==> flow/design.v <==
module	inv (A, Y);
   input A;
   output Y;
   not u1 (Y,A);
endmodule 
module	and2 (A, B, Y);
   input A, B;
   output Y;
   and u1 (Y,A,B);
endmodule 
module	and3 (A, B, C, Y);
   input A, B,C;
   output Y;
   and u1 (Y,A,B,C);
endmodule 
module	and4 (A,B,C,D, Y);
   input A,B,C,D;
   output Y;
   and u1 (Y,A,B,C,D);
endmodule 
module	and5 (A,B,C,D,E, Y);
   input A,B,C,D,E;
   output Y;
   and u1 (Y,A,B,C,D,E);
endmodule 
module	and8 (A,B,C,D,E,F,G,H, Y);
   input A,B,C,D,E,F,G,H;
   output Y;
   and u1 (Y,A,B,C,D,E,F,G,H);
endmodule 
module	nand2 (A, B, Y);
   input A, B;
   output Y;
   nand u1 (Y,A,B);
endmodule 
module	nand3 (A, B, C, Y);
   input A, B,C;
   output Y;
   nand u1 (Y,A,B,C);
endmodule 
module	nand4 (A,B,C,D, Y);
   input A,B,C,D;
   output Y;
   nand u1 (Y,A,B,C,D);
endmodule 
module	nand5 (A,B,C,D,E, Y);
   input A,B,C,D,E;
   output Y;
   nand u1 (Y,A,B,C,D,E);
endmodule 
module	nand8 (A,B,C,D,E,F,G,H, Y);
   input A,B,C,D,E,F,G,H;
   output Y;
   nand u1 (Y,A,B,C,D,E,F,G,H);
endmodule 
module	xor2 (A, B, Y);
   input A, B;
   output Y;
   xor u1 (Y,A,B);
endmodule 
module	xor3 (A, B, C, Y);
   input A, B,C;
   output Y;
   xor u1 (Y,A,B,C);
endmodule 
module	xor4 (A,B,C,D, Y);
   input A,B,C,D;
   output Y;
   xor u1 (Y,A,B,C,D);
endmodule 
module	xor5 (A,B,C,D,E, Y);
   input A,B,C,D,E;
   output Y;
   xor u1 (Y,A,B,C,D,E);
endmodule 
module	xor8 (A,B,C,D,E,F,G,H, Y);
   input A,B,C,D,E,F,G,H;
   output Y;
   xor u1 (Y,A,B,C,D,E,F,G,H);
endmodule 
module	nor2 (A, B, Y);
   input A, B;
   output Y;
   nor u1 (Y,A,B);
endmodule 
module	or2 (A, B, Y);
   input A, B;
   output Y;
   or u1 (Y,A,B);
endmodule 
module	or8 (A,B,C,D,E,F,G,H, Y);
   input A,B,C,D,E,F,G,H;
   output Y;
   or u1 (Y,A,B,C,D,E,F,G,H);
endmodule 
module	c1908 (InDataBus, InCheckBits, InExtSynBits,
				    ContE, ContB, ContF, ContG, ContH, ContK, ContL,
				    OutDataBus, OutSynCheckBits,
				    ByteParLo, ByteParHi, UncorrError);
   input [15:0] 	InDataBus;
   output [15:0] 	OutDataBus;
   input [5:0] 	InCheckBits;
   output [5:0] 	OutSynCheckBits;
   input [3:0] 	InExtSynBits;
   input 	ContE, ContB, ContF, ContG, ContH, ContK, ContL;
   output 	ByteParLo, ByteParHi, UncorrError;
   TopLevel1908 Ckt1908(InDataBus, InCheckBits, InExtSynBits,
				    ContE, ContB, ContF, ContG, ContH, ContK, ContL,
				    OutDataBus, OutSynCheckBits,
				    ByteParLo, ByteParHi, UncorrError);
endmodule  
module TopLevel1908(InDataBus, InCheckBits, InExtSynBits,
				    ContE, ContB, ContF, ContG, ContH, ContK, ContL,
				    OutDataBus, OutSynCheckBits,
				    ByteParLo, ByteParHi, UncorrError);
   input [15:0]  InDataBus;
   input [5:0]	  InCheckBits;
   input [3:0]	  InExtSynBits;
   input		  ContE, ContB, ContF, ContG, ContH, ContK, ContL;
   output [15:0] OutDataBus;
   output [5:0]  OutSynCheckBits;
   output		  ByteParLo, ByteParHi, UncorrError;
   wire [5:0]	  SynBits, NewSynBits, Not_NewSynBits, AllExtSynBits;
   wire		  ContIntM, ContIntP, CorrectionFlag;
   wire		  CorrectionFlagLo, CorrectionFlagHi;
   wire		  InDBParityLo, InDBParityHi;
   wire [15:0]	  DecodedSyn;
   wire [11:0]	  ProductSyn;
   SyndromeGenerator M1(InDataBus, InCheckBits, ContB, ContG, ContH,
			SynBits, InDBParityLo, InDBParityHi);
   ModifySyndrome M2(SynBits, InExtSynBits, InCheckBits, ContE, ContG, ContH,
		     NewSynBits, Not_NewSynBits, AllExtSynBits,
		     ContIntM, ContIntP);
   SyndromeDecode M3(NewSynBits, Not_NewSynBits, ContIntM, ContIntP,
		     ContE, ContB, ContF, ContG, ContH, ContK, ContL,
		     DecodedSyn, ProductSyn,
		     CorrectionFlag, CorrectionFlagLo, CorrectionFlagHi);
   DataBusCorrect M4(InDataBus, DecodedSyn, OutDataBus);
   SynCheckGenerator M5(SynBits, AllExtSynBits, CorrectionFlag, ContE, ContF, ContB,
			OutSynCheckBits);
   ByteParity M6(InDBParityHi, InCheckBits[3], CorrectionFlagHi, ContB, ContL,
		 ByteParHi);
   ByteParity M7(InDBParityLo, InCheckBits[5], CorrectionFlagLo, ContB, ContK,
		 ByteParLo);
   UncorrErrorGenerator M8(ProductSyn, Not_NewSynBits, CorrectionFlagHi, CorrectionFlagLo,
			   InCheckBits[1], InCheckBits[4],			   
			   ContE, ContF, ContB, ContG, ContH, ContIntM, ContIntP,
			   UncorrError);
endmodule  
module SyndromeGenerator(InDataBus, InCheckBits, ContB, ContG, ContH,
				    SynBits, InDBParityLo, InDBParityHi);
   input [15:0] InDataBus;
   input [5:0]	 InCheckBits;
   input		 ContB, ContG, ContH;
   output [5:0] SynBits;
   output		 InDBParityLo, InDBParityHi;
   wire         line0, line1, line2, line3, line4, line5, line6, line7, line8, line9, line10, 
                   line11, line12, line13, line14, line15, line16, line17, line18, line19, line20,
                   line21, line22, line23, line24, line25, line26, line27, line28, line29, line30, 
                   line31, line32, line33, line34, line35, line36, line37, line38, line39, line40,
                   line41, line42, line43, line44, line45, line46, line47, line48, line49, line50, 
                   line51, line52, line53, line54, line55, line56, line57, line58, line59, line60,
                   line61, line62, line63, line64, line65, line66, line67, line68, line69, line70, 
                   line71, line72, line73, line74, line75, line76, line77, line78, line79,
                   line80, line81, line82, line83, line84, line85, line86, line87, line88, line89, 
                   line90, line91, line92, line93;
  wire         Not_ContB, Not_ContH;
  wire         temp0, temp1, temp2, temp3, temp4, temp5;
   wire [15:0]	 NotInDataBus;
   inv UM1_0( .A(ContB), .Y(Not_ContB) );
   inv UM1_1( .A(ContH), .Y(Not_ContH) );
   and3 UM1_2( .A(InCheckBits[0]), .B(ContG), .C(Not_ContB), .Y(temp0) );
   and3 UM1_3( .A(InCheckBits[1]), .B(Not_ContH), .C(Not_ContB), .Y(temp1) );
   and3 UM1_4( .A(InCheckBits[2]), .B(Not_ContH), .C(Not_ContB), .Y(temp2) );
   and2 UM1_5( .A(InCheckBits[3]), .B(Not_ContB), .Y(temp3) );
   and3 UM1_6( .A(InCheckBits[4]), .B(ContG), .C(Not_ContB), .Y(temp4) );
   and2 UM1_7( .A(InCheckBits[5]), .B(Not_ContB), .Y(temp5) );
   inv UM1_8( .A(InDataBus[0]), .Y(NotInDataBus[0]) ),
      UM1_9( .A(InDataBus[1]), .Y(NotInDataBus[1]) ),
      UM1_10( .A(InDataBus[2]), .Y(NotInDataBus[2]) ),
      UM1_11( .A(InDataBus[3]), .Y(NotInDataBus[3]) ),
      UM1_12( .A(InDataBus[4]), .Y(NotInDataBus[4]) ),
      UM1_13( .A(InDataBus[5]), .Y(NotInDataBus[5]) ),
      UM1_14( .A(InDataBus[6]), .Y(NotInDataBus[6]) ),
      UM1_15( .A(InDataBus[7]), .Y(NotInDataBus[7]) ),
      UM1_16( .A(InDataBus[8]), .Y(NotInDataBus[8]) ),
      UM1_17( .A(InDataBus[9]), .Y(NotInDataBus[9]) ),
      UM1_18( .A(InDataBus[10]), .Y(NotInDataBus[10]) ),
      UM1_19( .A(InDataBus[11]), .Y(NotInDataBus[11]) ),
      UM1_20( .A(InDataBus[12]), .Y(NotInDataBus[12]) ),
      UM1_21( .A(InDataBus[13]), .Y(NotInDataBus[13]) ),
      UM1_22( .A(InDataBus[14]), .Y(NotInDataBus[14]) ),
      UM1_23( .A(InDataBus[15]), .Y(NotInDataBus[15]) );
   xor2 UM1_46( .A(NotInDataBus[7]), .B(NotInDataBus[5]), .Y(line46) );
   xor2 UM1_47( .A(line46), .B(NotInDataBus[2]), .Y(line47) );
   xor2 UM1_48( .A(NotInDataBus[14]), .B(NotInDataBus[9]), .Y(line48) );
   xor2 UM1_49( .A(line48), .B(NotInDataBus[11]), .Y(line49) );
   xor2 UM1_50( .A(line47), .B(line49), .Y(line50) );
   xor2 UM1_51( .A(line50), .B(temp0), .Y(SynBits[0]) );
   xor2 UM1_38( .A(NotInDataBus[8]), .B(NotInDataBus[13]), .Y(line38) );
   xor2 UM1_39( .A(line38), .B(NotInDataBus[15]), .Y(line39) );
   xor2 UM1_40( .A(NotInDataBus[14]), .B(temp1), .Y(line40) );
   xor2 UM1_41( .A(line40), .B(NotInDataBus[10]), .Y(line41) );
   xor2 UM1_42( .A(line39), .B(line41), .Y(line42) );
   xor2 UM1_43( .A(NotInDataBus[7]), .B(NotInDataBus[4]), .Y(line43) );
   xor2 UM1_44( .A(line43), .B(NotInDataBus[1]), .Y(line44) );
   xor2 UM1_45( .A(line42), .B(line44), .Y(SynBits[1]) );
   xor2 UM1_24( .A(NotInDataBus[0]), .B(temp2), .Y(line24) );
   xor2 UM1_25( .A(NotInDataBus[12]), .B(NotInDataBus[11]), .Y(line25) );
   xor2 UM1_26( .A(line25), .B(NotInDataBus[10]), .Y(line26) );
   inv UM1_27( .A(line26), .Y(line27) );
   xor2 UM1_28( .A(NotInDataBus[15]), .B(NotInDataBus[14]), .Y(line28) );
   xor2 UM1_29( .A(line28), .B(NotInDataBus[9]), .Y(line29) );
   xor2 UM1_30( .A(line27), .B(line29), .Y(line30) );
   xor2 UM1_31( .A(NotInDataBus[6]), .B(NotInDataBus[5]), .Y(line31) );
   xor2 UM1_32( .A(line31), .B(NotInDataBus[4]), .Y(line32) );
   inv UM1_33( .A(line32), .Y(line33) );
   xor2 UM1_34( .A(line30), .B(line33), .Y(line34) );
   inv UM1_35( .A(line34), .Y(line35) );
   inv UM1_36( .A(line24), .Y(line36) );
   xor2 UM1_37( .A(line36), .B(line35), .Y(SynBits[2]) );
   xor2 UM1_76( .A(NotInDataBus[3]), .B(NotInDataBus[13]), .Y(line76) );
   xor2 UM1_77( .A(line76), .B(temp3), .Y(line77) );
   xor2 UM1_78( .A(NotInDataBus[2]), .B(NotInDataBus[1]), .Y(line78) );
   xor2 UM1_79( .A(line78), .B(NotInDataBus[0]), .Y(line79) );
   xor2 UM1_80( .A(NotInDataBus[15]), .B(NotInDataBus[14]), .Y(line80) );
   xor2 UM1_81( .A(line80), .B(NotInDataBus[9]), .Y(line81) );
   inv UM1_82( .A(line81), .Y(line82) );
   xor2 UM1_83( .A(line79), .B(line82), .Y(line83) );
   xor2 UM1_84( .A(line83), .B(line27), .Y(line84) );
   inv UM1_85( .A(line84), .Y(line85) );
   xor2 UM1_86( .A(line77), .B(line85), .Y(SynBits[3]) );
   xor2 UM1_52( .A(NotInDataBus[8]), .B(NotInDataBus[13]), .Y(line52) );
   xor2 UM1_53( .A(line52), .B(NotInDataBus[15]), .Y(line53) );
   inv UM1_54( .A(line53), .Y(line54) );
   xor2 UM1_55( .A(NotInDataBus[9]), .B(NotInDataBus[6]), .Y(line55) );
   xor2 UM1_56( .A(line55), .B(NotInDataBus[3]), .Y(line56) );
   inv UM1_57( .A(line56), .Y(line57) );
   xor2 UM1_58( .A(line54), .B(line57), .Y(line58) );
   xor2 UM1_59( .A(temp4), .B(NotInDataBus[12]), .Y(line59) );
   inv UM1_60( .A(line59), .Y(line60) );
   xor2 UM1_61( .A(line58), .B(line60), .Y(SynBits[4]) );
   xor2 UM1_62( .A(line29), .B(NotInDataBus[8]), .Y(line62) );
   xor2 UM1_63( .A(line62), .B(temp5), .Y(line63) );
   inv UM1_64( .A(line63), .Y(line64) );
   xor2 UM1_65( .A(NotInDataBus[2]), .B(NotInDataBus[1]), .Y(line65) );
   xor2 UM1_66( .A(line65), .B(NotInDataBus[0]), .Y(line66) );
   inv UM1_67( .A(line66), .Y(line67) );
   xor2 UM1_68( .A(NotInDataBus[6]), .B(NotInDataBus[5]), .Y(line68) );
   xor2 UM1_69( .A(line68), .B(NotInDataBus[4]), .Y(line69) );
   xor2 UM1_70( .A(line67), .B(line69), .Y(line70) );
   xor2 UM1_71( .A(NotInDataBus[7]), .B(NotInDataBus[3]), .Y(line71) );
   inv UM1_72( .A(line71), .Y(line72) );
   xor2 UM1_73( .A(line70), .B(line72), .Y(line73) );
   xor2 UM1_74( .A(line64), .B(line73), .Y(line74) );
   inv UM1_75( .A(line74), .Y(SynBits[5]) );
   xor2 UM1_87( .A(line67), .B(line69), .Y(line87) );
   xor2 UM1_88( .A(line87), .B(line72), .Y(InDBParityLo) );
   xor2 UM1_89( .A(NotInDataBus[12]), .B(NotInDataBus[11]), .Y(line89) );
   xor2 UM1_90( .A(line89), .B(NotInDataBus[10]), .Y(line90) );
   xor2 UM1_91( .A(line82), .B(line90), .Y(line91) );
   xor2 UM1_92( .A(NotInDataBus[13]), .B(NotInDataBus[8]), .Y(line92) );
   inv UM1_93( .A(line92), .Y(line93) );
   xor2 UM1_94( .A(line91), .B(line93), .Y(InDBParityHi) );
endmodule  
module ModifySyndrome(SynBits, InExtSynBits, InCheckBits, ContE, ContG, ContH,
				  NewSynBits, Not_NewSynBits, AllExtSynBits,
				  ContIntM, ContIntP);
   input [5:0]	 SynBits;
   input [3:0]	 InExtSynBits;
   input [5:0]	 InCheckBits;
   input		 ContE, ContG, ContH;
   output [5:0] NewSynBits, Not_NewSynBits, AllExtSynBits;
   output		 ContIntM, ContIntP;
   wire         Not_ContE, Not_ContH;
   wire         temp0, temp1, temp2, temp3, temp4, temp5, line7, line10;
   inv  UM2_0( .A(ContE), .Y(Not_ContE) );
   and2 UM2_1( .A(SynBits[0]), .B(Not_ContE), .Y(temp0) ),
        UM2_2( .A(SynBits[1]), .B(Not_ContE), .Y(temp1) ),
        UM2_3( .A(SynBits[2]), .B(Not_ContE), .Y(temp2) ),
        UM2_4( .A(SynBits[3]), .B(Not_ContE), .Y(temp3) ),
        UM2_5( .A(SynBits[4]), .B(Not_ContE), .Y(temp4) ),
        UM2_6( .A(SynBits[5]), .B(Not_ContE), .Y(temp5) );
   assign AllExtSynBits[3:0] = InExtSynBits[3:0];
   nand2 UM2_7( .A(ContG), .B(Not_ContE), .Y(line7) );
   and2 UM2_8( .A(InCheckBits[0]), .B(line7), .Y(AllExtSynBits[4]) );
   inv  UM2_9( .A(ContH), .Y(Not_ContH) );
   nand2 UM2_10( .A(Not_ContH), .B(Not_ContE), .Y(line10) );
   and2 UM2_11( .A(line10), .B(InCheckBits[2]), .Y(AllExtSynBits[5]) );
   nand2 UM2_12( .A(InCheckBits[1]), .B(line10), .Y(ContIntM) );
   nand2 UM2_13( .A(InCheckBits[4]), .B(line7), .Y(ContIntP) );
   xor2  UM2_14( .A(temp0), .B(AllExtSynBits[0]), .Y(NewSynBits[0]) ),
        UM2_15( .A(temp1), .B(AllExtSynBits[1]), .Y(NewSynBits[1]) ),
        UM2_16( .A(temp2), .B(AllExtSynBits[2]), .Y(NewSynBits[2]) ),
        UM2_17( .A(temp3), .B(AllExtSynBits[3]), .Y(NewSynBits[3]) ),
        UM2_18( .A(temp4), .B(AllExtSynBits[4]), .Y(NewSynBits[4]) ),
        UM2_19( .A(temp5), .B(AllExtSynBits[5]), .Y(NewSynBits[5]) );
   inv  UM2_20( .A(NewSynBits[0]), .Y(Not_NewSynBits[0]) ),
        UM2_21( .A(NewSynBits[1]), .Y(Not_NewSynBits[1]) ),
        UM2_22( .A(NewSynBits[2]), .Y(Not_NewSynBits[2]) ),
        UM2_23( .A(NewSynBits[3]), .Y(Not_NewSynBits[3]) ),
        UM2_24( .A(NewSynBits[4]), .Y(Not_NewSynBits[4]) ),
        UM2_25( .A(NewSynBits[5]), .Y(Not_NewSynBits[5]) );
endmodule  
module SyndromeDecode(NewSynBits, Not_NewSynBits, ContIntM, ContIntP,
				  ContE, ContB, ContF, ContG, ContH, ContK, ContL,
				  DecodedSyn, ProductSyn,
				  CorrectionFlag, CorrectionFlagLo, CorrectionFlagHi);
   input [5:0]	  NewSynBits, Not_NewSynBits;
   input		  ContIntM, ContIntP;
   input		  ContE, ContB, ContF, ContG, ContH, ContK, ContL;
   output [15:0] DecodedSyn;
   output [11:0] ProductSyn;
   output		  CorrectionFlag, CorrectionFlagLo, CorrectionFlagHi;
   wire         line0, line1, line2, line3, line4, line5, line6, line7;
   wire         Not_ContK, Not_ContL, Not_ContB, NotGH, ContIntLo, ContIntHi;
   inv  UM3_0( .A(ContK), .Y(Not_ContK) );
   inv  UM3_1( .A(ContL), .Y(Not_ContL) );  
   inv  UM3_2( .A(ContB), .Y(Not_ContB) );
   nand2 UM3_3( .A(ContG), .B(ContH), .Y(NotGH) );
   nand4 UM3_4( .A(Not_ContK), .B(ContE), .C(ContB), .D(NotGH), .Y(line4) );
   nand3 UM3_5( .A(ContF), .B(Not_ContB), .C(NotGH), .Y(line5) );
   nand2 UM3_6( .A(line4), .B(line5), .Y(ContIntLo) );
   nand4 UM3_7( .A(Not_ContL), .B(ContE), .C(ContB), .D(NotGH), .Y(line7) );
   nand2 UM3_8( .A(line7), .B(line5), .Y(ContIntHi) );
   and2 UM3_9 ( .A(ContIntM), .B(NewSynBits[5]), .Y(ProductSyn[0]) ),
       UM3_10( .A(Not_NewSynBits[0]), .B(Not_NewSynBits[1]), .Y(ProductSyn[1]) ),
       UM3_11( .A(Not_NewSynBits[4]), .B(Not_NewSynBits[2]), .Y(ProductSyn[2]) ),
       UM3_12( .A(Not_NewSynBits[0]), .B(NewSynBits[1]), .Y(ProductSyn[3]) ),
       UM3_13( .A(NewSynBits[0]), .B(Not_NewSynBits[1]), .Y(ProductSyn[4]) ),
       UM3_14( .A(NewSynBits[4]), .B(Not_NewSynBits[2]), .Y(ProductSyn[5]) ),
       UM3_15( .A(ContIntP), .B(Not_NewSynBits[3]), .Y(ProductSyn[6]) ),
       UM3_16( .A(NewSynBits[4]), .B(NewSynBits[2]), .Y(ProductSyn[7]) ),
       UM3_17( .A(ContIntM), .B(Not_NewSynBits[5]), .Y(ProductSyn[8]) ),
       UM3_18( .A(Not_NewSynBits[4]), .B(NewSynBits[2]), .Y(ProductSyn[9]) ),
       UM3_19( .A(ContIntP), .B(NewSynBits[3]), .Y(ProductSyn[10]) ),
       UM3_20( .A(NewSynBits[0]), .B(NewSynBits[1]), .Y(ProductSyn[11]) );
   and5 UM3_21( .A(ProductSyn[0]), .B(ProductSyn[10]), .C(ProductSyn[9]),
			.D(ProductSyn[1]), .E(ContIntLo), .Y(DecodedSyn[0]) ),
       UM3_22( .A(ProductSyn[0]), .B(ProductSyn[10]), .C(ProductSyn[2]),
			.D(ProductSyn[3]), .E(ContIntLo), .Y(DecodedSyn[1]) ),
       UM3_23( .A(ProductSyn[0]), .B(ProductSyn[10]), .C(ProductSyn[2]),
			.D(ProductSyn[4]), .E(ContIntLo), .Y(DecodedSyn[2]) ),
       UM3_24( .A(ProductSyn[0]), .B(ProductSyn[10]), .C(ProductSyn[5]),
			.D(ProductSyn[1]), .E(ContIntLo), .Y(DecodedSyn[3]) ),
       UM3_25( .A(ProductSyn[0]), .B(ProductSyn[6]), .C(ProductSyn[9]),
			.D(ProductSyn[3]), .E(ContIntLo), .Y(DecodedSyn[4]) ),
       UM3_26( .A(ProductSyn[0]), .B(ProductSyn[6]), .C(ProductSyn[9]),
			.D(ProductSyn[4]), .E(ContIntLo), .Y(DecodedSyn[5]) ),
       UM3_27( .A(ProductSyn[0]), .B(ProductSyn[6]), .C(ProductSyn[7]),
			.D(ProductSyn[1]), .E(ContIntLo), .Y(DecodedSyn[6]) ),
       UM3_28( .A(ProductSyn[0]), .B(ProductSyn[6]), .C(ProductSyn[2]),
			.D(ProductSyn[11]), .E(ContIntLo), .Y(DecodedSyn[7]) ),
       UM3_29( .A(ProductSyn[0]), .B(ProductSyn[6]), .C(ProductSyn[5]),
			.D(ProductSyn[3]), .E(ContIntHi), .Y(DecodedSyn[8]) ),
       UM3_30( .A(ProductSyn[0]), .B(ProductSyn[10]), .C(ProductSyn[7]),
			.D(ProductSyn[4]), .E(ContIntHi), .Y(DecodedSyn[9]) ),
       UM3_31( .A(ProductSyn[8]), .B(ProductSyn[10]), .C(ProductSyn[9]),
			.D(ProductSyn[3]), .E(ContIntHi), .Y(DecodedSyn[10]) ),
       UM3_32( .A(ProductSyn[8]), .B(ProductSyn[10]), .C(ProductSyn[9]),
			.D(ProductSyn[4]), .E(ContIntHi), .Y(DecodedSyn[11]) ),
       UM3_33( .A(ProductSyn[8]), .B(ProductSyn[10]), .C(ProductSyn[7]),
			.D(ProductSyn[1]), .E(ContIntHi), .Y(DecodedSyn[12]) ),
       UM3_34( .A(ProductSyn[8]), .B(ProductSyn[10]), .C(ProductSyn[5]),
			.D(ProductSyn[3]), .E(ContIntHi), .Y(DecodedSyn[13]) ),
       UM3_35( .A(ProductSyn[0]), .B(ProductSyn[10]), .C(ProductSyn[9]),
			.D(ProductSyn[11]), .E(ContIntHi), .Y(DecodedSyn[14]) ),
       UM3_36( .A(ProductSyn[0]), .B(ProductSyn[10]), .C(ProductSyn[7]),
			.D(ProductSyn[3]), .E(ContIntHi), .Y(DecodedSyn[15]) );
   or8 UM3_37( .A(DecodedSyn[0]), .B(DecodedSyn[1]), .C(DecodedSyn[2]),
			.D(DecodedSyn[3]), .E(DecodedSyn[4]), .F(DecodedSyn[5]),
			.G(DecodedSyn[6]), .H(DecodedSyn[7]), .Y(CorrectionFlagLo) );
   or8 UM3_38( .A(DecodedSyn[8]), .B(DecodedSyn[9]), .C(DecodedSyn[10]),
			.D(DecodedSyn[11]), .E(DecodedSyn[12]), .F(DecodedSyn[13]),
			.G(DecodedSyn[14]), .H(DecodedSyn[15]), .Y(CorrectionFlagHi) );
   or2 UM3_39( .A(CorrectionFlagLo), .B(CorrectionFlagHi), .Y(CorrectionFlag) );
endmodule  
module DataBusCorrect(InDataBus, DecodedSyn, OutDataBus);
   input [15:0]  InDataBus, DecodedSyn;
   output [15:0] OutDataBus;
   xor2 UM4_0( .A(InDataBus[0]), .B(DecodedSyn[0]), .Y(OutDataBus[0]) ),
      UM4_1( .A(InDataBus[1]), .B(DecodedSyn[1]), .Y(OutDataBus[1]) ),
      UM4_2( .A(InDataBus[2]), .B(DecodedSyn[2]), .Y(OutDataBus[2]) ),
      UM4_3( .A(InDataBus[3]), .B(DecodedSyn[3]), .Y(OutDataBus[3]) ),
      UM4_4( .A(InDataBus[4]), .B(DecodedSyn[4]), .Y(OutDataBus[4]) ),
      UM4_5( .A(InDataBus[5]), .B(DecodedSyn[5]), .Y(OutDataBus[5]) ),
      UM4_6( .A(InDataBus[6]), .B(DecodedSyn[6]), .Y(OutDataBus[6]) ),
      UM4_7( .A(InDataBus[7]), .B(DecodedSyn[7]), .Y(OutDataBus[7]) ),
      UM4_8( .A(InDataBus[8]), .B(DecodedSyn[8]), .Y(OutDataBus[8]) ),
      UM4_9( .A(InDataBus[9]), .B(DecodedSyn[9]), .Y(OutDataBus[9]) ),
      UM4_10( .A(InDataBus[10]), .B(DecodedSyn[10]), .Y(OutDataBus[10]) ),
      UM4_11( .A(InDataBus[11]), .B(DecodedSyn[11]), .Y(OutDataBus[11]) ),
      UM4_12( .A(InDataBus[12]), .B(DecodedSyn[12]), .Y(OutDataBus[12]) ),
      UM4_13( .A(InDataBus[13]), .B(DecodedSyn[13]), .Y(OutDataBus[13]) ),
      UM4_14( .A(InDataBus[14]), .B(DecodedSyn[14]), .Y(OutDataBus[14]) ),
      UM4_15( .A(InDataBus[15]), .B(DecodedSyn[15]), .Y(OutDataBus[15]) );
endmodule  
module SynCheckGenerator(SynBits, AllExtSynBits, CorrectionFlag, ContE,
					ContF, ContB, OutSynCheckBits);
   input [5:0]	 SynBits, AllExtSynBits;
   input		 CorrectionFlag;
   input		 ContE, ContF, ContB;
   output [5:0] OutSynCheckBits;
   wire         Not_ContF;
   inv  UM5_0( .A(ContF), .Y(Not_ContF) );
   SynCheckSlice UM5_1(SynBits[0], AllExtSynBits[0], CorrectionFlag, ContE,
				   Not_ContF, ContB, OutSynCheckBits[0]),
                 UM5_2(SynBits[1], AllExtSynBits[1], CorrectionFlag, ContE,
				   Not_ContF, ContB, OutSynCheckBits[1]),
                 UM5_3(SynBits[2], AllExtSynBits[2], CorrectionFlag, ContE,
				   Not_ContF, ContB, OutSynCheckBits[2]),
                 UM5_4(SynBits[3], AllExtSynBits[3], CorrectionFlag, ContE,
				   Not_ContF, ContB, OutSynCheckBits[3]),
                 UM5_5(SynBits[4], AllExtSynBits[4], CorrectionFlag, ContE,
				   Not_ContF, ContB, OutSynCheckBits[4]),
                 UM5_6(SynBits[5], AllExtSynBits[5], CorrectionFlag, ContE,
				   Not_ContF, ContB, OutSynCheckBits[5]);
endmodule  
module SynCheckSlice(SynBits_i, AllExtSynBits_i, CorrectionFlag, ContE,
				 NotContF, ContB, OutSynCheckBits_i);
   input	SynBits_i, AllExtSynBits_i;
   input	CorrectionFlag;
   input	ContE, NotContF, ContB;
   output	OutSynCheckBits_i;
   wire         line0, line1, line2 ;
   and3 SCS_0( .A(AllExtSynBits_i), .B(ContE), .C(CorrectionFlag), .Y(line0) );
   xor2  SCS_1( .A(SynBits_i), .B(line0), .Y(line1) );
   nand2 SCS_2( .A(NotContF), .B(ContB), .Y(line2) );
   and2 SCS_3( .A(line2), .B(line1), .Y(OutSynCheckBits_i) );
endmodule  
module ByteParity (InDBParity_N, InCheckBit_N, CorrectionFlag_N, ContB, Cont_N,
			    ByteParity_N);
   input	InDBParity_N, InCheckBit_N, CorrectionFlag_N;
   input	ContB, Cont_N;
   output	ByteParity_N;
   wire         line0, line1, line2, line3, line4, line5, line6, line7, line8;
   wire         Not_Cont_N, Not_ContB, Not_InDBParity_N;
   inv UM6_7_0( .A(ContB), .Y(Not_ContB) ),
      UM6_7_1( .A(Cont_N), .Y(Not_Cont_N) ),
      UM6_7_2( .A(InDBParity_N), .Y(Not_InDBParity_N) );
   nand2 UM6_7_3( .A(ContB), .B(Not_Cont_N), .Y(line3) );
   and2 UM6_7_4( .A(line3), .B(Not_InDBParity_N), .Y(line4) );
   and2 UM6_7_5( .A(CorrectionFlag_N), .B(Not_ContB), .Y(line5) );
   xor2  UM6_7_6( .A(line5), .B(line4), .Y(line6) );
   nand2 UM6_7_7( .A(InCheckBit_N), .B(Cont_N), .Y(line7) );
   and2 UM6_7_8( .A(line7), .B(ContB), .Y(line8) );
   xor2  UM6_7_9( .A(line6), .B(line8), .Y(ByteParity_N) );
endmodule  
module UncorrErrorGenerator (ProductSyn, Not_NewSynBits, CorrectionFlagHi, CorrectionFlagLo,
			     InCheckBit1, InCheckBit4,
			     ContE,ContF, ContB, ContG, ContH, ContIntM, ContIntP,
			     UncorrError);
   input [11:0]	ProductSyn;
   input [5:0]	Not_NewSynBits;
   input	InCheckBit1, InCheckBit4;	
   input	CorrectionFlagHi, CorrectionFlagLo;
   input	ContE, ContF, ContB, ContG, ContH, ContIntM, ContIntP;
   output	UncorrError;
   wire		 UESignal, ErrorFREE;
   wire         line0, line1, line2, line3, line4, line5, line6, line7, line8, line9,
		line10, line11, line12, line13, line14, line15, line16, line17, line18;
   wire         Not_ContH, Not_ContE, Not_ContB, Not_ContF, NotM, NotP, NotGH, ContIntUE, NotCorrFlagHi, NotCorrFlagLo;
   inv  UM8_0( .A(ContH), .Y(Not_ContH) ),
        UM8_1( .A(ContE), .Y(Not_ContE) ),
        UM8_2( .A(ContB), .Y(Not_ContB) ),
        UM8_3( .A(ContF), .Y(Not_ContF) ),
        UM8_4( .A(ContIntM), .Y(NotM) ),
        UM8_5( .A(ContIntP), .Y(NotP) );
   nand2 UM8_6( .A(ContG), .B(ContH), .Y(NotGH) );
   and3 UM8_7( .A(ContF), .B(Not_ContB), .C(NotGH), .Y(ContIntUE) );
   UEGen UM8_8(ProductSyn, ContIntUE, NotM, NotP, Not_NewSynBits[3], Not_NewSynBits[5],
	       UESignal);
   nand2 UM8_9( .A(Not_ContH), .B(Not_ContE), .Y(line9) ),
         UM8_10( .A(InCheckBit1), .B(line9), .Y(line10) ),
         UM8_11( .A(ContG), .B(Not_ContE), .Y(line11) ),
         UM8_12( .A(InCheckBit4), .B(line11), .Y(line12 ) );
   nand8 UM8_13( .A(Not_NewSynBits[0]), .B(Not_NewSynBits[1]), .C(Not_NewSynBits[2]),
		 .D(Not_NewSynBits[3]), .E(Not_NewSynBits[4]), .F(Not_NewSynBits[5]),
		 .G(line10), .H(line12), .Y(ErrorFREE) );
   inv  UM8_14( .A(CorrectionFlagHi), .Y(NotCorrFlagHi) ),
        UM8_15( .A(CorrectionFlagLo), .Y(NotCorrFlagLo) );
   and3 UM8_16( .A(NotCorrFlagLo), .B(NotCorrFlagHi), .C(UESignal), .Y(line16) );
   and4 UM8_17( .A(Not_ContB), .B(ErrorFREE), .C(ContF), .D(line16), .Y(line17) );
   and3 UM8_18( .A(Not_ContB), .B(ErrorFREE), .C(Not_ContF), .Y(line18) );
   nor2 UM8_19( .A(line18), .B(line17), .Y(UncorrError) );
endmodule  
module UEGen(ProductSyn, ContIntUE, NotM, NotP, NotNewSynBit3, NotNewSynBit5,
		   UESignal);
   input [11:0] ProductSyn;
   input	ContIntUE, NotM, NotP, NotNewSynBit3, NotNewSynBit5;
   output	UESignal;
   wire line0, line1, line2, line3, line4, line5, line6, line7, line8, line9;
   and2 UEG_0( .A(NotP), .B(NotNewSynBit3), .Y(line0) ),
        UEG_1( .A(NotM), .B(NotNewSynBit5), .Y(line1) );
   nand5 UEG_2( .A(ProductSyn[0]), .B(ProductSyn[6]), .C(ProductSyn[2]),
		.D(ProductSyn[1]), .E(ContIntUE), .Y(line2) ),
         UEG_3( .A(ProductSyn[8]), .B(ProductSyn[10]), .C(ProductSyn[2]),
		.D(ProductSyn[1]), .E(ContIntUE), .Y(line3) ),
         UEG_4( .A(ProductSyn[8]), .B(ProductSyn[6]), .C(ProductSyn[9]),
		.D(ProductSyn[1]), .E(ContIntUE), .Y(line4) ),
         UEG_5( .A(ProductSyn[8]), .B(ProductSyn[6]), .C(ProductSyn[2]),
		.D(ProductSyn[3]), .E(ContIntUE), .Y(line5) ),
         UEG_6( .A(ProductSyn[8]), .B(ProductSyn[6]), .C(ProductSyn[2]),
		.D(ProductSyn[4]), .E(ContIntUE), .Y(line6) ),
         UEG_7( .A(ProductSyn[8]), .B(ProductSyn[6]), .C(ProductSyn[5]),
		.D(ProductSyn[1]), .E(ContIntUE), .Y(line7) ),
         UEG_8( .A(ProductSyn[8]), .B(line0), .C(ProductSyn[2]),
		.D(ProductSyn[1]), .E(ContIntUE), .Y(line8) ),
         UEG_9( .A(line1), .B(ProductSyn[6]), .C(ProductSyn[2]),
	        .D(ProductSyn[1]), .E(ContIntUE), .Y(line9) );
   and8 UEG_10( .A(line2), .B(line3), .C(line4), .D(line5), .E(line6),
		.F(line7), .G(line8), .H(line9), .Y(UESignal) );
endmodule  
module error_correction # (
    parameter puf_sig_length     = 256,
    parameter ipid_N             = 16
)
(
    input                                clk,
    input                                rst_n,
    input        [1:0]                   pcm_instruction,
    input        [puf_sig_length-1:0]    pcm_puf_in,
    input                                pcm_puf_in_valid,
    input        [$clog2(ipid_N)-1:0]    pcm_ipid_number,
    output logic [puf_sig_length-1:0]    pcm_puf_out,
    output logic                         pcm_puf_out_valid,
    output logic                         pcm_S_c  
);  
typedef enum logic [1:0] {IDLE, PROVISION_ID, CORRECT_SIG} state_t;
state_t state_r; 
logic [(6*(puf_sig_length/16))-1:0] parity_bits [0:ipid_N-1];
wire [puf_sig_length-1:0] temp_corrected_out; 
genvar j;
generate
    for (j =0; j < puf_sig_length/16; j++) begin
        error_module errorX (.data(pcm_puf_in[((j+1)*16)-1:j*16]), .parity(parity_bits[pcm_ipid_number][((j+1)*6)-1:j*6]), .corrected_out(temp_corrected_out[((j+1)*16)-1:j*16]));
    end 
endgenerate 
always @(posedge clk) begin
    if (state_r == PROVISION_ID && pcm_puf_in_valid) begin
        for (int i = 0; i < puf_sig_length/16; i++) begin
            parity_bits[pcm_ipid_number][0+(6*i)] <= pcm_puf_in[2+(16*i)] ^ pcm_puf_in[5+(16*i)] ^ pcm_puf_in[7+(16*i)] ^ pcm_puf_in[9+(16*i)] ^ pcm_puf_in[11+(16*i)] ^ pcm_puf_in[14+(16*i)];
            parity_bits[pcm_ipid_number][1+(6*i)] <= pcm_puf_in[1+(16*i)] ^ pcm_puf_in[4+(16*i)] ^ pcm_puf_in[7+(16*i)] ^ pcm_puf_in[8+(16*i)] ^ pcm_puf_in[10+(16*i)] ^ pcm_puf_in[13+(16*i)] ^ pcm_puf_in[14+(16*i)] ^ pcm_puf_in[15+(16*i)];
            parity_bits[pcm_ipid_number][2+(6*i)] <= pcm_puf_in[0+(16*i)] ^ pcm_puf_in[4+(16*i)] ^ pcm_puf_in[5+(16*i)] ^ pcm_puf_in[6+(16*i)] ^ pcm_puf_in[9+(16*i)] ^ pcm_puf_in[10+(16*i)] ^ pcm_puf_in[11+(16*i)] ^ pcm_puf_in[12+(16*i)] ^ pcm_puf_in[14+(16*i)] ^ pcm_puf_in[15+(16*i)];
            parity_bits[pcm_ipid_number][3+(6*i)] <= pcm_puf_in[0+(16*i)] ^ pcm_puf_in[1+(16*i)] ^ pcm_puf_in[2+(16*i)] ^ pcm_puf_in[3+(16*i)] ^ pcm_puf_in[4+(16*i)] ^ pcm_puf_in[9+(16*i)] ^ pcm_puf_in[10+(16*i)] ^ pcm_puf_in[11+(16*i)] ^ pcm_puf_in[12+(16*i)] ^ pcm_puf_in[13+(16*i)] ^ pcm_puf_in[14+(16*i)] ^ pcm_puf_in[15+(16*i)];
            parity_bits[pcm_ipid_number][4+(6*i)] <= pcm_puf_in[3+(16*i)] ^ pcm_puf_in[6+(16*i)] ^ pcm_puf_in[8+(16*i)] ^ pcm_puf_in[9+(16*i)] ^ pcm_puf_in[12+(16*i)]  ^ pcm_puf_in[13+(16*i)] ^ pcm_puf_in[15+(16*i)];
            parity_bits[pcm_ipid_number][5+(6*i)] <= pcm_puf_in[0+(16*i)] ^ pcm_puf_in[1+(16*i)] ^ pcm_puf_in[2+(16*i)] ^ pcm_puf_in[3+(16*i)] ^ pcm_puf_in[4+(16*i)] ^ pcm_puf_in[5+(16*i)] ^ pcm_puf_in[6+(16*i)] ^ pcm_puf_in[7+(16*i)] ^ pcm_puf_in[8+(16*i)] ^ pcm_puf_in[9+(16*i)] ^ pcm_puf_in[14+(16*i)] ^ pcm_puf_in[15+(16*i)];                 
        end 
    end
end
always @(posedge clk, negedge rst_n) begin
    if (~rst_n) begin
        state_r <= IDLE; 
        pcm_puf_out_valid <= 0;
        pcm_puf_out <= 0; 
        pcm_S_c <= 0; 
    end 
    else begin
        case (state_r) 
            IDLE : begin
                pcm_S_c <= 0; 
                pcm_puf_out_valid <= 0;
                pcm_puf_out_valid <= 0;
                if (pcm_instruction == 2'b01) begin
                    state_r <= PROVISION_ID; 
                end 
                else if (pcm_instruction == 2'b10) begin
                    state_r <= CORRECT_SIG; 
                end 
            end 
            PROVISION_ID : begin  
                if (pcm_puf_in_valid) begin 
                    pcm_S_c <= 1; 
                    if (pcm_instruction == 2'b00) begin 
                        state_r <= IDLE; 
                        pcm_S_c <= 0; 
                    end 
                end 
            end 
            CORRECT_SIG : begin
                pcm_puf_out <= temp_corrected_out; 
                pcm_puf_out_valid <= 1;
                if (pcm_instruction == 2'b00) begin
                    state_r <= IDLE; 
                end 
            end 
        endcase 
    end 
end 
endmodule 
module error_module (
    input   [15:0]  data, 
    input   [5:0]   parity, 
    output logic [15:0]  corrected_out
    );
	wire ContG = 1'b1;
	wire ContH = 1'b0;
	wire ContB = 1'b0;
	wire ContE = 1'b0;
	wire ContF = 1'b1;
	wire ContK = 1'b1;
	wire ContL = 1'b1;
    wire ByteParLo1, ByteParHi1;
	wire UncorrError1;
    wire [5 :0] OutSynCheckBits;
	c1908 error_correction_1 (.InDataBus(data), .InCheckBits(parity), .InExtSynBits(4'b0000), 
	.ContE(ContE), .ContB(ContB), .ContF(ContF), .ContG(ContG), .ContH(ContH), .ContK(ContK), .ContL(ContL),
	.OutDataBus(corrected_out), .ByteParLo(ByteParLo1), .ByteParHi(ByteParHi1), .UncorrError(UncorrError1),
	.OutSynCheckBits(OutSynCheckBits));
endmodule
--- tool output ---
Step by step through the tools: error_correction

Module error_correction before and after one edit of its RTL, step after step.
Lines under "unedited" count in the file above, lines under "edited" in the edited file.
"change" is "edited" less "unedited", of the values as shown; "rel. change" is that difference over "unedited", in percent.
Operators carry their Yosys type and port widths (W data, S select, Z words).
Cell names lack the library's common part.
Not given: --

Top: error_correction
Clock: clk
Cell library: sky130hd
Corner: tt_025C_1v80

Diff

Unified diff, file above to edited file.
This change comes from a script, not from a designer. The edited design behaves differently; no optimisation was intended.

```diff
@@ -523,8 +523,10 @@
     input                                pcm_puf_in_valid,
     input        [$clog2(ipid_N)-1:0]    pcm_ipid_number,
-    output logic [puf_sig_length-1:0]    pcm_puf_out,
+    output logic [puf_sig_length-1:0]    pcm_puf_out_ext,
     output logic                         pcm_puf_out_valid,
     output logic                         pcm_S_c  
 );  
+logic [puf_sig_length-1:0] pcm_puf_out;
+always @(posedge clk) pcm_puf_out_ext <= pcm_puf_out;
 typedef enum logic [1:0] {IDLE, PROVISION_ID, CORRECT_SIG} state_t;
 state_t state_r; 
```

Elaborated design

Yosys after proc, flatten, opt, wreduce and memory -nomap, before mapping. Memory bits, and registers merged into a memory's read port (data or address), are not among the register bits. Print and check cells are not counted. Equal cells are merged and count once.
Yosys's memory passes give these memory sizes; they may raise the number of words (mostly to a power of two), join words into wider ones and drop unused or constant bits.

Bit counts:

| item                            | unedited | edited | change | rel. change (%) |
| bits in registers               | 260      | 516    | +256   | +98.46 |
| bits in read-only memories      | 0        | 0      | 0      | -- |
| input bits                      | 265      | 265    | 0      | 0.00 |
| latch bits                      | 0        | 0      | 0      | -- |
| clocked read ports x word width | 0        | 0      | 0      | -- |
| elaborated cells                | 2,925    | 2,926  | +1     | +0.03 |
| memories                        | 1        | 1      | 0      | 0.00 |
| bits in writable memories       | 1,536    | 1,536  | 0      | 0.00 |

Operators by class:

| item                             | unedited | edited | change | rel. change (%) |
| reductions and logical operators | 8        | 8      | 0      | 0.00 |
| bitwise gates (word level)       | 2,800    | 2,800  | 0      | 0.00 |
| equal/unequal tests              | 6        | 6      | 0      | 0.00 |
| divide/modulo/power cells        | 0        | 0      | 0      | -- |
| mux-type cells                   | 106      | 106    | 0      | 0.00 |
| $add $sub $neg                   | 0        | 0      | 0      | -- |
| order comparisons                | 0        | 0      | 0      | -- |
| shift-type cells                 | 0        | 0      | 0      | -- |
| multiply operators               | 0        | 0      | 0      | -- |

Memory list:

| item                                         | unedited                | edited |
| shape (words x width / read and write ports) | parity_bits 16x96 r1 w1 | parity_bits 16x96 r1 w1 |

Operators by type and width:

| kind                 | unedited | edited | change | rel. change (%) |
| $xor A1 B1 Y1        | 1,648    | 1,648  | 0      | 0.00 |
| $and A1 B1 Y1        | 608      | 608    | 0      | 0.00 |
| $not A1 Y1           | 544      | 544    | 0      | 0.00 |
| $mux W96             | 96       | 96     | 0      | 0.00 |
| $mux W2              | 4        | 4      | 0      | 0.00 |
| $mux W1              | 3        | 3      | 0      | 0.00 |
| $eq A2 B1 Y1 const B | 2        | 2      | 0      | 0.00 |
| $eq A2 B2 Y1 const B | 2        | 2      | 0      | 0.00 |
| $logic_not A2 Y1     | 2        | 2      | 0      | 0.00 |
| $pmux W1 S2          | 2        | 2      | 0      | 0.00 |
| $reduce_bool A2 Y1   | 2        | 2      | 0      | 0.00 |
| $logic_and A1 B1 Y1  | 1        | 1      | 0      | 0.00 |
| $ne A2 B2 Y1 const B | 1        | 1      | 0      | 0.00 |
| $ne A3 B3 Y1 const B | 1        | 1      | 0      | 0.00 |
| $pmux W2 S3          | 1        | 1      | 0      | 0.00 |
| $reduce_and A2 Y1    | 1        | 1      | 0      | 0.00 |
| $reduce_and A3 Y1    | 1        | 1      | 0      | 0.00 |
| $reduce_bool A3 Y1   | 1        | 1      | 0      | 0.00 |

Logic depth

Longest topological path by Yosys (ltp), each cell counted once; first at word level (registers and memories cut), then after technology mapping (sequential cells cut; the memories' decode and read muxes count).

Logic depth:

| item                      | unedited | edited | change | rel. change (%) |
| depth in word-level cells | 13       | 13     | 0      | 0.00 |
| ABC_AREA                  | 0        | 0      | --     | -- |
| depth in mapped cells     | 14       | 14     | 0      | 0.00 |

Netlist

Source: synth_stat.txt of the flow (Yosys; design flattened, memories mapped). It holds for the ABC_AREA given above (unset counts as 0); a run with the other value may have another netlist.

Mapped netlist:

| item                           | unedited | edited   | change   | rel. change (%) |
| buffer cells                   | 209      | 199      | -10      | -4.78 |
| standard cells after synthesis | 4,461    | 4,667    | +206     | +4.62 |
| flip-flops                     | 1,797    | 2,053    | +256     | +14.25 |
| mapped area (um^2)             | 80,572.3 | 85,414.4 | +4,842.1 | +6.01 |

Cells by type:

| cell     | unedited | edited | change | rel. change (%) |
| dfxtp_1  | 0        | 256    | +256   | -- |
| nand3_1  | 98       | 58     | -40    | -40.82 |
| nor2_1   | 249      | 286    | +37    | +14.86 |
| a2111o_1 | 28       | 10     | -18    | -64.29 |
| o21ai_0  | 53       | 36     | -17    | -32.08 |
| xnor3_1  | 118      | 132    | +14    | +11.86 |
| mux4_2   | 431      | 444    | +13    | +3.02 |
| nor4b_1  | 18       | 5      | -13    | -72.22 |
| or4_1    | 17       | 30     | +13    | +76.47 |
| nor3_1   | 46       | 58     | +12    | +26.09 |
| nor4_1   | 42       | 31     | -11    | -26.19 |
| mux4_1   | 41       | 30     | -11    | -26.83 |
| or2_2    | 20       | 9      | -11    | -55.00 |
| o211a_1  | 17       | 6      | -11    | -64.71 |
| or3_1    | 43       | 33     | -10    | -23.26 |
| nand2b_1 | 42       | 32     | -10    | -23.81 |
| nor2b_1  | 31       | 21     | -10    | -32.26 |
| o31ai_1  | 15       | 25     | +10    | +66.67 |

The list need not be complete.
By module: a second synthesis without flattening, with its own total; a netlist apart from the flattened one above.

Unflattened totals:

| item                                    | unedited  | edited    | change   | rel. change (%) |
| cell total of the unflattened synthesis | 8,257     | 8,513     | +256     | +3.10 |
| area (unflattened synthesis) (um^2)     | 101,218.3 | 106,345.7 | +5,127.4 | +5.07 |

Each row is one instance without its submodules.

By module, unedited:

| module           | cells | area (um^2) | instances |
| error_correction | 3,361 | 72,130.4    | 1 |
| xor2             | 1     | 8.8         | 1,424 |
| and2             | 1     | 6.3         | 576 |
| inv              | 1     | 3.8         | 928 |
| and5             | 3     | 12.5        | 256 |
| nand5            | 2     | 11.3        | 128 |
| nand2            | 1     | 3.8         | 352 |
| and3             | 1     | 6.3         | 208 |
| or8              | 3     | 16.3        | 32 |
| ModifySyndrome   | 4     | 30.0        | 16 |
| nand8            | 3     | 18.8        | 16 |
| and8             | 3     | 16.3        | 16 |
| nand4            | 1     | 6.3         | 32 |
| and4             | 1     | 8.8         | 16 |

unedited: Modules not listed: 14.

By module, edited:

| module           | cells | area (um^2) | instances |
| error_correction | 3,617 | 77,257.8    | 1 |
| xor2             | 1     | 8.8         | 1,424 |
| and2             | 1     | 6.3         | 576 |
| inv              | 1     | 3.8         | 928 |
| and5             | 3     | 12.5        | 256 |
| nand5            | 2     | 11.3        | 128 |
| nand2            | 1     | 3.8         | 352 |
| and3             | 1     | 6.3         | 208 |
| or8              | 3     | 16.3        | 32 |
| ModifySyndrome   | 4     | 30.0        | 16 |
| nand8            | 3     | 18.8        | 16 |
| and8             | 3     | 16.3        | 16 |
| nand4            | 1     | 6.3         | 32 |
| and4             | 1     | 8.8         | 16 |

edited: Modules not listed: 14.

Worst setup path after synthesis

OpenSTA on the mapped netlist: ideal clock, no wires. The path of least setup slack (recovery checks aside). Input and output delay are each 20% of the period. Register names are those of the netlist, which keeps one name where synthesis merged equal registers.

Timing path post-synthesis:

| item                          | unedited                      | edited                        | change | rel. change (%) |
| path type                     | input port to flip-flop       | input port to flip-flop       | --     | -- |
| start                         | input port pcm_ipid_number[1] | input port pcm_ipid_number[1] | --     | -- |
| end                           | memory parity_bits[0][0]      | memory parity_bits[0][0]      | --     | -- |
| library setup time (ps)       | 668                           | 668                           | 0      | -- |
| clock period (ps)             | 5,000                         | 5,000                         | 0      | 0.00 |
| arrival (ps)                  | 9,052                         | 9,154                         | +102   | +1.13 |
| data required time (ps)       | 4,332                         | 4,332                         | 0      | 0.00 |
| setup slack (ps)              | -4,721                        | -4,823                        | -102   | -- |
| external input delay (ps)     | 1,000                         | 1,000                         | 0      | 0.00 |
| path buffers                  | 7                             | 7                             | 0      | 0.00 |
| delay of the path (ps)        | 8,720                         | 8,822                         | +102   | +1.17 |
| stages                        | 9                             | 9                             | 0      | 0.00 |
| synthesis period reached (ps) | 9,721                         | 9,823                         | +102   | +1.05 |

"delay of the path" is the arrival time less input delay plus setup time.
"stages" counts driving pins, that of a launching flip-flop among them; a cell with two outputs on the path counts twice.
"synthesis period reached" is the clock period less the worst setup slack; recovery checks do not enter. This is arithmetic on one report: input and output delays are still those of the set period (20% each).

Between the ends, post-synthesis, unedited:
Path through: buf_4 -> buf_6 -> buf_4 -> buf_2 -> buf_4 -> buf_2 -> buf_2 -> or3_1 -> nor3_1

Ends and longest elaborated chain, post-synthesis, unedited:

| item            | line | source |
| start, declared | 524  | `input        [$clog2(ipid_N)-1:0]    pcm_ipid_number,` |
| end, declared   | 531  | `logic [(6*(puf_sig_length/16))-1:0] parity_bits [0:ipid_N-1];` |

unedited: No chain of elaborated cells between the ends is given.

Between the ends, post-synthesis, edited:
Path through: buf_4 -> buf_4 -> buf_4 -> buf_2 -> buf_2 -> buf_2 -> buf_1 -> or3_1 -> nor3_1

Ends and longest elaborated chain, post-synthesis, edited:

| item            | line | source |
| start, declared | 524  | `input        [$clog2(ipid_N)-1:0]    pcm_ipid_number,` |
| end, declared   | 533  | `logic [(6*(puf_sig_length/16))-1:0] parity_bits [0:ipid_N-1];` |

edited: No chain of elaborated cells between the ends is given.

Timing after layout

From the final timing report of the runs of pair 1: the path of least setup slack in the routed layout; clock arrival at registers is part of the times.
The path's times are printed in steps of 10 ps; the period is the one set.

Timing path after layout:

| item                      | unedited                      | edited                        | change | rel. change (%) |
| path type                 | input port to flip-flop       | input port to flip-flop       | --     | -- |
| start                     | input port pcm_ipid_number[0] | input port pcm_ipid_number[0] | --     | -- |
| end                       | register pcm_puf_out[128]     | register pcm_puf_out[69]      | --     | -- |
| library setup time (ps)   | 160                           | 140                           | -20    | -- |
| path buffers              | 4                             | 3                             | -1     | -25.00 |
| arrival (ps)              | 3,940                         | 3,850                         | -90    | -2.28 |
| data required time (ps)   | 4,540                         | 4,560                         | +20    | +0.44 |
| external input delay (ps) | 780                           | 780                           | 0      | 0.00 |
| setup slack (ps)          | 600                           | 700                           | +100   | -- |
| clock period (ps)         | 3,880                         | 3,880                         | 0      | 0.00 |
| stages                    | 11                            | 10                            | -1     | -9.09 |

Between the ends stands the longest chain of elaborated cells between them, by number of cells; it is not shown to be the way that was timed. Of several equally long chains one is given.
A line is the first line of the expression or statement that the cell stems from. Yosys adds cells for indexed reads and writes and turns some case tables into memories.
A memory read counts as a cell of the chain, while the word-level depth stops at memories.

Between the ends, after layout, unedited:
Path through: buf_8 -> buf_12 -> mux4_2 -> mux4_2 -> xnor2_1 -> nand2b_1 -> nor4b_1 -> buf_4 -> xnor2_1 -> buf_4 -> a21oi_1
Length of the longest elaborated chain: 9
Elaborated cells on any way between the ends: 27
Classes of those cells: logic: 26; memory: 1

Ends and longest elaborated chain, after layout, unedited:

| item             | line | source |
| start, declared  | 524  | `input        [$clog2(ipid_N)-1:0]    pcm_ipid_number,` |
| $mem_v2 Z16 W96  | 531  | `logic [(6*(puf_sig_length/16))-1:0] parity_bits [0:ipid_N-1];` |
| $xor A1 B1 Y1    | 59   | `xor u1 (Y,A,B);` |
| $not A1 Y1       | 4    | `not u1 (Y,A);` |
| $xor A1 B1 Y1    | 59   |  |
| $not A1 Y1       | 4    |  |
| $and A1 B1 Y1 x3 | 24   | `and u1 (Y,A,B,C,D,E);` |
| $xor A1 B1 Y1    | 59   |  |
| end, assigned    | 555  | `pcm_puf_out <= 0;` |
| end, assigned    | 581  | `pcm_puf_out <= temp_corrected_out;` |
| end, declared    | 525  | `output logic [puf_sig_length-1:0]    pcm_puf_out,` |

Between the ends, after layout, edited:
Path through: buf_8 -> buf_12 -> buf_4 -> mux4_2 -> mux4_2 -> xor2_1 -> nor2b_1 -> and4b_1 -> xnor2_1 -> a21oi_1
Length of the longest elaborated chain: 9
Elaborated cells on any way between the ends: 27
Classes of those cells: logic: 26; memory: 1

Ends and longest elaborated chain, after layout, edited:

| item             | line | source |
| start, declared  | 524  | `input        [$clog2(ipid_N)-1:0]    pcm_ipid_number,` |
| $mem_v2 Z16 W96  | 533  | `logic [(6*(puf_sig_length/16))-1:0] parity_bits [0:ipid_N-1];` |
| $xor A1 B1 Y1    | 59   | `xor u1 (Y,A,B);` |
| $not A1 Y1       | 4    | `not u1 (Y,A);` |
| $xor A1 B1 Y1    | 59   |  |
| $not A1 Y1       | 4    |  |
| $and A1 B1 Y1 x3 | 24   | `and u1 (Y,A,B,C,D,E);` |
| $xor A1 B1 Y1    | 59   |  |
| end, assigned    | 557  | `pcm_puf_out <= 0;` |
| end, assigned    | 583  | `pcm_puf_out <= temp_corrected_out;` |
| end, declared    | 529  | `logic [puf_sig_length-1:0] pcm_puf_out;` |

Layout results

Both versions went through the flow (Yosys, OpenROAD) with the same settings in each pair. Constraints: input delay and output delay 20% of the set period each, output load 0.01 pF.

Flow settings, pair 1:
CORE_UTILIZATION: 40
PLACE_DENSITY: 0.6
period_ns: 3.88
CAP_MARGIN: 20
CORE_MARGIN: 2
SLEW_MARGIN: 20

Measured results, pair 1:

| item                                      | unedited  | edited    | change    | rel. change (%) |
| standard-cell area after layout (um^2)    | 99,145.1  | 104,618.0 | +5,472.9  | +5.52 |
| total negative slack on setup checks (ps) | 0         | 0         | 0         | -- |
| overall power (W)                         | 0.060679  | 0.065884  | +0.005205 | +8.58 |
| post-route utilization (%)                | 49.6      | 49.3      | -0.3      | -- |
| overall die area (um^2)                   | 205,037.0 | 217,249.0 | +12,212.0 | +5.96 |
| achieved period (ps)                      | 3,276     | 3,175     | -101      | -3.08 |
| Yosys chip area after synthesis (um^2)    | 80,572.3  | 85,414.4  | +4,842.1  | +6.01 |
| smallest hold slack (ps)                  | 482       | 335       | -147      | -- |
| worst setup slack after layout (ps)       | 604       | 705       | +101      | -- |

Flow settings, pair 2:
ABC_AREA: 1
CORE_UTILIZATION: 20
CTS_CLUSTER_SIZE: 25
MIN_ROUTING_LAYER: met1
PLACE_DENSITY_LB_ADDON: 0.17
TNS_END_PERCENT: 65
period_ns: 3.56
CAP_MARGIN: 20
CORE_MARGIN: 2
SLEW_MARGIN: 20

Measured results, pair 2:

| item                                      | unedited  | edited    | change    | rel. change (%) |
| standard-cell area after layout (um^2)    | 115,537.0 | 120,882.0 | +5,345.0  | +4.63 |
| total negative slack on setup checks (ps) | 0         | 0         | 0         | -- |
| overall power (W)                         | 0.064508  | 0.07047   | +0.005962 | +9.24 |
| post-route utilization (%)                | 25.8      | 25.7      | -0.1      | -- |
| overall die area (um^2)                   | 455,456.0 | 476,832.0 | +21,376.0 | +4.69 |
| achieved period (ps)                      | 2,871     | 2,793     | -78       | -2.72 |
| Yosys chip area after synthesis (um^2)    | 90,015.1  | 94,265.4  | +4,250.3  | +4.72 |
| worst setup slack after layout (ps)       | 689       | 767       | +78       | -- |

"achieved period" = clock period - worst setup slack. The figure is calculated, with input and output delays left at 20% of the set period.
By "overall power" is meant OpenSTA's value without simulated activity: inputs other than the clock are taken to toggle once in ten clock periods, and the tool carries that through the logic.
--- end ---
